==> flow/design.v <==
module ws2812b(
    input logic clk, 
    input logic rst,
    input logic serial_in, 
    input logic transmit, 
    output logic ws2812b_out, 
    output logic shift
);
    localparam IDLE = 1'b0;
    localparam TRANSMITTING = 1'b1;
    localparam T0_CYCLE_COUNT = 4'd5;
    localparam T1_CYCLE_COUNT = 4'd10;
    localparam MAX_CYCLE_COUNT = 4'd15;
    logic state;
    logic [3:0] cycle_count;
    logic bit_being_sent;
    always_ff @(posedge clk) begin
        if (rst) begin
            state <= IDLE;
            cycle_count <= 4'd0;
            bit_being_sent <= 1'b0;
        end
        else begin
        unique case (state)
            IDLE:
                if (transmit == 1'b1) begin
                    state <= TRANSMITTING;
                    cycle_count <= 4'd0;
                    bit_being_sent <= serial_in;
                end
            TRANSMITTING:
                if (transmit == 1'b0) begin
                    state <= IDLE;
                end
                else if (cycle_count == MAX_CYCLE_COUNT - 1) begin
                    cycle_count <= 4'd0;
                    bit_being_sent <= serial_in;
                end
                else begin
                    cycle_count <= cycle_count + 1;
                end
        endcase
        end
    end
    always_comb begin
        if (state == TRANSMITTING)
            if (bit_being_sent == 1'b0)
                ws2812b_out = (cycle_count < T0_CYCLE_COUNT);
            else
                ws2812b_out = (cycle_count < T1_CYCLE_COUNT);
        else
            ws2812b_out = 1'b0;
    end
    assign shift = (state == TRANSMITTING) && (cycle_count == 4'd0);
endmodule
module controller (
    input logic clk, 
    input logic rst,
    output logic load_sreg, 
    output logic transmit_pixel, 
    output logic [5:0] pixel, 
    output logic [4:0] frame
);
    localparam TRANSMIT_FRAME       = 1'b0;
    localparam IDLE                 = 1'b1;
    localparam [2:0] READ_CH_VALS   = 3'b001;
    localparam [2:0] LOAD_SREG      = 3'b010;
    localparam [2:0] TRANSMIT_PIXEL = 3'b100;
    localparam [8:0] TRANSMIT_CYCLES    = 9'd360;        
    localparam [19:0] IDLE_CYCLES       = 20'd2000;      
    logic state;
    logic next_state;
    logic [2:0] transmit_phase;
    logic [2:0] next_transmit_phase;
    logic [5:0] pixel_counter;
    logic [4:0] frame_counter;
    logic [8:0] transmit_counter;
    logic [19:0] idle_counter;
    logic transmit_pixel_done;
    logic idle_done;
    assign transmit_pixel_done = (transmit_counter == TRANSMIT_CYCLES - 1);
    assign idle_done = (idle_counter == IDLE_CYCLES - 1);
    always_ff @(posedge clk) begin
        if (rst) begin
            state <= TRANSMIT_FRAME;
            transmit_phase <= READ_CH_VALS;
        end
        else begin
            state <= next_state;
            transmit_phase <= next_transmit_phase;
        end
    end
    always_comb begin
        next_state = 1'bx;
        unique case (state)
            TRANSMIT_FRAME:
                if ((pixel_counter == 6'd63) && (transmit_pixel_done))
                    next_state = IDLE;
                else
                    next_state = TRANSMIT_FRAME;
            IDLE:
                if (idle_done)
                    next_state = TRANSMIT_FRAME;
                else
                    next_state = IDLE;
        endcase
    end
    always_comb begin
        next_transmit_phase = READ_CH_VALS;
        if (state == TRANSMIT_FRAME) begin
            case (transmit_phase)
                READ_CH_VALS:
                    next_transmit_phase = LOAD_SREG;
                LOAD_SREG:
                    next_transmit_phase = TRANSMIT_PIXEL;
                TRANSMIT_PIXEL:
                    next_transmit_phase = transmit_pixel_done ? READ_CH_VALS : TRANSMIT_PIXEL;
            endcase
        end
    end
    always_ff @(posedge clk) begin
        if (rst) begin
            pixel_counter <= 6'd0;
        end
        else if ((state == TRANSMIT_FRAME) && transmit_pixel_done) begin
            pixel_counter <= pixel_counter + 1;
        end
    end
    always_ff @(posedge clk) begin
        if (rst) begin
            frame_counter <= 5'd0;
        end
        else if (idle_done) begin
            frame_counter <= frame_counter + 1;
        end
    end
    always_ff @(posedge clk) begin
        if (rst) begin
            transmit_counter <= 9'd0;
        end
        else if (transmit_phase == TRANSMIT_PIXEL) begin
            transmit_counter <= transmit_counter + 1;
        end
        else begin
            transmit_counter <= 9'd0;
        end
    end
    always_ff @(posedge clk) begin
        if (rst) begin
            idle_counter <= 20'd0;
        end
        else if (state == IDLE) begin
            idle_counter <= idle_counter + 1;
        end
        else begin
            idle_counter <= 20'd0;
        end
    end
    assign pixel = pixel_counter;
    assign frame = frame_counter;
    assign load_sreg = (transmit_phase == LOAD_SREG);
    assign transmit_pixel = (transmit_phase == TRANSMIT_PIXEL);
endmodule
module game_of_life #(
    parameter [63:0] INIT_GRID = 64'hFFFF_FFFF_FFFF_FFFF
)(
    input  logic clk,
    input  logic rst,
    input  logic tick,          
    input  logic load,          
    input  logic load_bit,
    output logic [63:0] grid_out
);
    logic [63:0] grid;
    logic [63:0] next_grid;
    logic [63:0] north, south, east, west;
    logic [63:0] ne, nw, se, sw;
    logic [3:0] neighbors [63:0];
    integer i;
    always_comb begin
        for (i = 0; i < 64; i = i + 1) begin
            north[i] = grid[(((i / 8) + 1) % 8) * 8 + (i % 8)];
            south[i] = grid[(((i / 8) + 7) % 8) * 8 + (i % 8)];
            east[i]  = grid[(i / 8) * 8 + ((i % 8) + 1) % 8];
            west[i]  = grid[(i / 8) * 8 + ((i % 8) + 7) % 8];
            ne[i]    = grid[(((i / 8) + 1) % 8) * 8 + ((i % 8) + 1) % 8];
            nw[i]    = grid[(((i / 8) + 1) % 8) * 8 + ((i % 8) + 7) % 8];
            se[i]    = grid[(((i / 8) + 7) % 8) * 8 + ((i % 8) + 1) % 8];
            sw[i]    = grid[(((i / 8) + 7) % 8) * 8 + ((i % 8) + 7) % 8];
        end
        for (i = 0; i < 64; i = i + 1) begin
            neighbors[i] = north[i] + south[i] + east[i] + west[i] +
                           ne[i] + nw[i] + se[i] + sw[i];
        end
        for (i = 0; i < 64; i = i + 1) begin
            if (grid[i])
                next_grid[i] = (neighbors[i] == 2 || neighbors[i] == 3);
            else
                next_grid[i] = (neighbors[i] == 3);
        end
    end
    always_ff @(posedge clk) begin
        if (rst)
            grid <= INIT_GRID;
        else if (load)
            grid <= {load_bit, grid[63:1]};
        else if (tick)
            grid <= next_grid;
    end
    assign grid_out = grid;
endmodule
module top (
    input  logic clk,
    input  logic rst,
    input  logic load,
    input  logic [2:0] load_rgb,
    output logic _48b
);
    logic [5:0] pixel;
    logic load_sreg, transmit_pixel, shift;
    logic ws_out;
    logic [7:0] red_data, green_data, blue_data;
    logic [23:0] shift_reg;
    logic [23:0] div_counter;
    logic tick;
    always_ff @(posedge clk) begin
        if (rst) begin
            div_counter <= 0;
            tick <= 1'b0;
        end else if (div_counter == 24'd29_999) begin  
            div_counter <= 0;
            tick <= 1'b1;
        end else begin
            div_counter <= div_counter + 1;
            tick <= 1'b0;
        end
    end
    logic [63:0] red_grid, green_grid, blue_grid;
    localparam [63:0] RED_INIT   = 64'b11100000_00000000_00000000_00000000_00000000_00000000_00000000_00000000;  
    localparam [63:0] GREEN_INIT = 64'b00000000_00011100_00000000_00000000_00000000_00000000_00000000_00000000;  
    localparam [63:0] BLUE_INIT  = 64'b00000000_00000000_00000111_00000000_00000000_00000000_00000000_00000000;  
    game_of_life #(.INIT_GRID(RED_INIT))   u_red_gol   (.clk(clk), .rst(rst), .tick(tick), .load(load), .load_bit(load_rgb[2]), .grid_out(red_grid));
    game_of_life #(.INIT_GRID(GREEN_INIT)) u_green_gol (.clk(clk), .rst(rst), .tick(tick), .load(load), .load_bit(load_rgb[1]), .grid_out(green_grid));
    game_of_life #(.INIT_GRID(BLUE_INIT))  u_blue_gol  (.clk(clk), .rst(rst), .tick(tick), .load(load), .load_bit(load_rgb[0]), .grid_out(blue_grid));
    always_comb begin
        red_data   = {8{red_grid[pixel]}};
        green_data = {8{green_grid[pixel]}};
        blue_data  = {8{blue_grid[pixel]}};
    end
    controller u_ctrl (
        .clk(clk),
        .rst(rst),
        .load_sreg(load_sreg),
        .transmit_pixel(transmit_pixel),
        .pixel(pixel),
        .frame()
    );
    ws2812b u_ws (
        .clk(clk),
        .rst(rst),
        .serial_in(shift_reg[23]),
        .transmit(transmit_pixel),
        .ws2812b_out(ws_out),
        .shift(shift)
    );
    always_ff @(posedge clk) begin
        if (load_sreg)
            shift_reg <= {green_data, red_data, blue_data};  
        else if (shift)
            shift_reg <= {shift_reg[22:0], 1'b0};
    end
    assign _48b = ws_out;
endmodule
* Step by step through the tools: top *
What the tools print for top, step after step.
Line numbers count from 1 in the design file above.
Library cell names are shortened.
A cell with - has no value.

design
  design top = top
  clock = clk
  standard-cell library = sky130hd
  timing corner = tt_025C_1v80

* Elaborated design *
Source: Yosys, flattened and elaborated. Widths are those after wreduce. Registers that Yosys merges into a memory's read port (data or address) are not register bits. Print and check cells do not count. Equal cells are merged and count once.

operators by class
  $add $sub $neg = 1349
  $lt $le $gt $ge = 2
  eq/ne operators = 395
  shift-type cells = 3
  multiplexer cells = 217
  bitwise operators = 3
  reduce/logical cells = 204

operators with widths
  operator                                                                       number
  4-bit by 1-bit adder with 4-bit output                                         1152
  4-bit by 2-bit equality test with 1-bit output (second input constant)         384
  1-bit by 1-bit adder with 2-bit output                                         192
  64-bit 2-to-1 mux                                                              6
  1-bit 2-to-1 mux                                                               201
  1-bit logical OR                                                               192
  64-bit by 6-bit variable part select with 1-bit output                         3
  24-bit 2-to-1 mux                                                              2
  24-bit by 1-bit adder with 24-bit output (second input constant)               1
  24-bit by 15-bit equality test with 1-bit output (second input constant)       1
  20-bit by 1-bit adder with 20-bit output (second input constant)               1
  20-bit by 11-bit equality test with 1-bit output (second input constant)       1
  4-bit 2-to-1 mux                                                               3
  9-bit by 1-bit adder with 9-bit output (second input constant)                 1
  9-bit equality test (second input constant)                                    1
  3-bit parallel mux with 3-bit select                                           1
  2-bit OR reduction                                                             4
  4-bit parallel mux with 2-bit select                                           1
  2-bit inequality test (second input constant)                                  3
  6-bit by 1-bit adder with 6-bit output (second input constant)                 1
  6-bit equality test (second input constant)                                    1
  2-bit nonzero test                                                             2
  4-bit by 1-bit adder with 4-bit output (second input constant)                 1
  4-bit by 3-bit less-than comparator with 1-bit output (second input constant)  1
  4-bit less-than comparator (second input constant)                             1
  4-bit equality test (second input constant)                                    1
  4-bit logical NOT                                                              1
  1-bit parallel mux with 2-bit select                                           2

Not listed: further kinds 8, cells in them 12.

word-level totals
  register bits = 286
  input port bits = 6
  output and inout port bits = 1
  cells after elaboration = 2187

* Logic depth *
Longest topological path by Yosys (ltp), each cell counted once; first at word level (registers and memories cut), then after technology mapping (sequential cells cut; the memories' decode and read muxes count).

logic depth
  depth in word-level cells = 12
  ABC_AREA = 0
  gate-level depth with buffers = 13
  depth with buffers taken out = 13

* Synthesis result *
Yosys stat after the flow's synthesis: flattened, memories mapped to cells. It holds for the ABC_AREA given above (unset counts as 0); a run with the other value may have another netlist.
Totals and module areas in this step are rounded.

mapped netlist
  cell count = 5122
  mapped area = 46000 um^2
  sequential part of the area = 5970 um^2
  flip-flops = 286

cell types
  cell type  number  total area (um^2)
  fa_1       768     1.54E+04
  ha_1       580     7256.96
  dfxtp_1    262     5245.03
  inv_1      1356    5.09E+03
  nor2_1     586     2199.61
  a22oi_1    189     1.42E+03
  a21oi_1    230     1.15E+03
  o21ai_0    201     1.01E+03
  nor2b_1    137     857.072
  mux2i_1    76      760.73
  edfxtp_1   24      720.691
  a31oi_1    113     706.928
  mux4_2     31      698.17
  nand2_1    142     533.011
  a211oi_1   64      480.461
  clkbuf_1   114     427.91
  mux4_1     9       236.477
  xor2_1     27      236.477

Other cell types: 42; their cells: 213.
By module: a second synthesis without flattening, with its own total; a netlist apart from the flattened one above.

unflattened totals
  cell total of the unflattened synthesis = 4743
  area total of the unflattened synthesis = 46900 um^2

Rows give one instance, submodules left out.

modules
  module        instances  cells  area (um^2)
  game_of_life  1          1379   13600
  game_of_life  1          1379   13600
  game_of_life  1          1379   13600
  top           1          345    3830
  controller    1          219    1930
  ws2812b       1          42     342

* Path before layout *
OpenSTA on the mapped netlist: ideal clock, no wires. The path of least setup slack (recovery checks aside). Input and output delay are each 20% of the period. Register names are those of the netlist, which keeps one name where synthesis merged equal registers.

path after synthesis
  kind = reg-to-reg
  start point = register u_red_gol.grid[7]
  end point = register u_red_gol.grid[63]
  clock period = 10000 ps
  setup time = 60 ps
  time at the first pin = 0 ps
  arrival time = 3149 ps
  data required time = 9940 ps
  slack = 6792 ps
  path delay = 3209 ps
  stages on the path = 13
  buffers on the path = 0
  synthesis period reached = 3208 ps

"path delay" = arrival - input delay + setup time.
"stages on the path" counts driving pins, that of a launching flip-flop among them; a cell with two outputs on the path counts twice.
"synthesis period reached" is the clock period less the worst setup slack; recovery checks do not enter. This is arithmetic on one report: input and output delays are still those of the set period (20% each).
The rows between start and end are the longest chain of elaborated cells between them; the timing report does not say that the signal goes this way. Where chains are equally long, one stands for them.
A line is the first line of the expression or statement that the cell stems from. Yosys adds cells for indexed reads and writes and turns some case tables into memories.
A register here has more assigning lines than the two given.

between the ends, after synthesis
  cell sequence = dfxtp_1 -> ha_1 -> inv_1 -> fa_1 -> fa_1 -> inv_1 -> fa_1 -> inv_1 -> fa_1 -> a2111oi_0 -> a21oi_1 -> o21ai_0 -> a221o_1
  length of the longest elaborated chain = 12
  elaborated cells between the ends (all ways) = 13
  classes of those cells = add/sub (7); eq/ne (2); mux (3); reduce/logical (1)

ends and longest elaborated chain, after synthesis
  item                                                 RTL line  text
  start: declaration                                   174       logic [63:0] grid;
  start: assignment                                    206       grid <= {load_bit, grid[63:1]};
  start: assignment                                    208       grid <= next_grid;
  1-bit by 1-bit adder with 2-bit output               192       neighbors[i] = north[i] + south[i] + east[i] + west[i] +
  4-bit by 1-bit adder with 4-bit output (6 in a row)  192
  4-bit by 2-bit equality test with 1-bit output       197       next_grid[i] = (neighbors[i] == 2 || neighbors[i] == 3);
  1-bit logical OR                                     197
  1-bit 2-to-1 mux                                     196       if (grid[i])
  64-bit 2-to-1 mux                                    207       else if (tick)
  64-bit 2-to-1 mux                                    205       else if (load)
  end: assignment                                      206
  end: assignment                                      208
  end: declaration                                     174

* Timing after layout *
From the final timing report of record 2: the path of least setup slack in the routed layout; clock arrival at registers is part of the times.
The report prints the path's times to 10 ps; the period is as set.

path post-layout
  kind = reg-to-reg
  start point = register u_red_gol.grid[53]
  end point = register u_red_gol.grid[45]
  clock period = 2380 ps
  setup time = 130 ps
  time at the first pin = 620 ps
  arrival time = 3580 ps
  data required time = 2820 ps
  slack = -760 ps
  stages on the path = 14
  buffers on the path = 0

The rows between start and end are the longest chain of elaborated cells between them; the timing report does not say that the signal goes this way. Where chains are equally long, one stands for them.
A register here has more assigning lines than the two given.

between the ends, post-layout
  cell sequence = dfxtp_4 -> ha_4 -> inv_2 -> fa_1 -> fa_1 -> inv_1 -> fa_2 -> inv_2 -> fa_2 -> nor2b_4 -> a31oi_1 -> o21ai_1 -> a22oi_1 -> nor2_1
  length of the longest elaborated chain = 12
  elaborated cells between the ends (all ways) = 13
  classes of those cells = add/sub (7); eq/ne (2); mux (3); reduce/logical (1)

ends and longest elaborated chain, post-layout
  item                                                 RTL line  text
  start: declaration                                   174       logic [63:0] grid;
  start: assignment                                    206       grid <= {load_bit, grid[63:1]};
  start: assignment                                    208       grid <= next_grid;
  1-bit by 1-bit adder with 2-bit output               192       neighbors[i] = north[i] + south[i] + east[i] + west[i] +
  4-bit by 1-bit adder with 4-bit output (6 in a row)  192
  4-bit by 2-bit equality test with 1-bit output       197       next_grid[i] = (neighbors[i] == 2 || neighbors[i] == 3);
  1-bit logical OR                                     197
  1-bit 2-to-1 mux                                     196       if (grid[i])
  64-bit 2-to-1 mux                                    207       else if (tick)
  64-bit 2-to-1 mux                                    205       else if (load)
  end: assignment                                      206
  end: assignment                                      208
  end: declaration                                     174

Memo
Re: implementation data of top

Top module top; platform sky130hd; tools Yosys and OpenROAD; 6 stored runs in no particular order. Input and output delays are each 20% of the period that was set; the output load is 0.01 pF.
"clock period achieved": clock period set for the run, less the worst setup slack. It is reckoned from that one timing run; input and output delays stay at 20% of the period that was set.
By "critical setup path time" is meant the share of the clock period that the worst setup path is allowed (20% is reserved at inputs, 20% at outputs), minus its slack. Clock arrival times at its registers enter into it.
"critical setup path time" is given in steps of 10 ps.
The measured numbers are rounded.
Among the settings, - means not set for that run.
Among the results, - means that no value is shown for the run.

setting or result                        record 1  record 2    record 3    record 4    record 5    record 6
ABC_AREA                                 1         -           0           1           -           1
CELL_PAD_IN_SITES_DETAIL_PLACEMENT       1         -           -           -           -           -
CORE_ASPECT_RATIO                        1.84      -           -           0.8         -           -
CORE_UTILIZATION                         54        53          54          29          47          40
CTS_CLUSTER_SIZE                         19        63          50          54          -           -
GPL_ROUTABILITY_DRIVEN                   1         -           0           -           -           -
MAX_ROUTING_LAYER                        met4      met4        -           -           -           met4
PLACE_DENSITY_LB_ADDON                   0.06      0.27        0.11        -           -           -
SETUP_SLACK_MARGIN                       0.18      0.71        -           -           -           0.87
TNS_END_PERCENT                          30        -           -           -           -           25
period_ns                                2.86      2.38        4.31        4.2         4.08        10.0
CAP_MARGIN                               20        20          20          0           20          20
CORE_MARGIN                              2         8           4           5           2           2
SLEW_MARGIN                              20        10          20          10          20          20
CTS_CLUSTER_DIAMETER                     -         156         349         -           -           -
HOLD_SLACK_MARGIN                        -         -0.06       -           -           -           -
CELL_PAD_IN_SITES_GLOBAL_PLACEMENT       -         -           2           2           -           -
GPL_TIMING_DRIVEN                        -         -           0           -           -           0
post-layout utilization                  -         0.648       0.568       0.321       0.513       0.432
Yosys chip area after synthesis (um^2)   -         46000       46000       46600       46000       46600
standard-cell area after routing (um^2)  -         56100       47800       51300       49600       50100
clock period achieved (ps)               -         3145        3830        3586        3513        4158
worst setup slack after layout (ps)      -         -765        480         614         567         5840
critical setup path time (ps)            -         3140        3830        3590        3510        2160
worst setup path kind                    -         reg-to-reg  reg-to-reg  reg-to-reg  reg-to-reg  reg-to-output
area inside the die boundary (um^2)      -         96500       90000       169000      100000      119000

Record 1: stopped before the end: routing reported GRT-0232
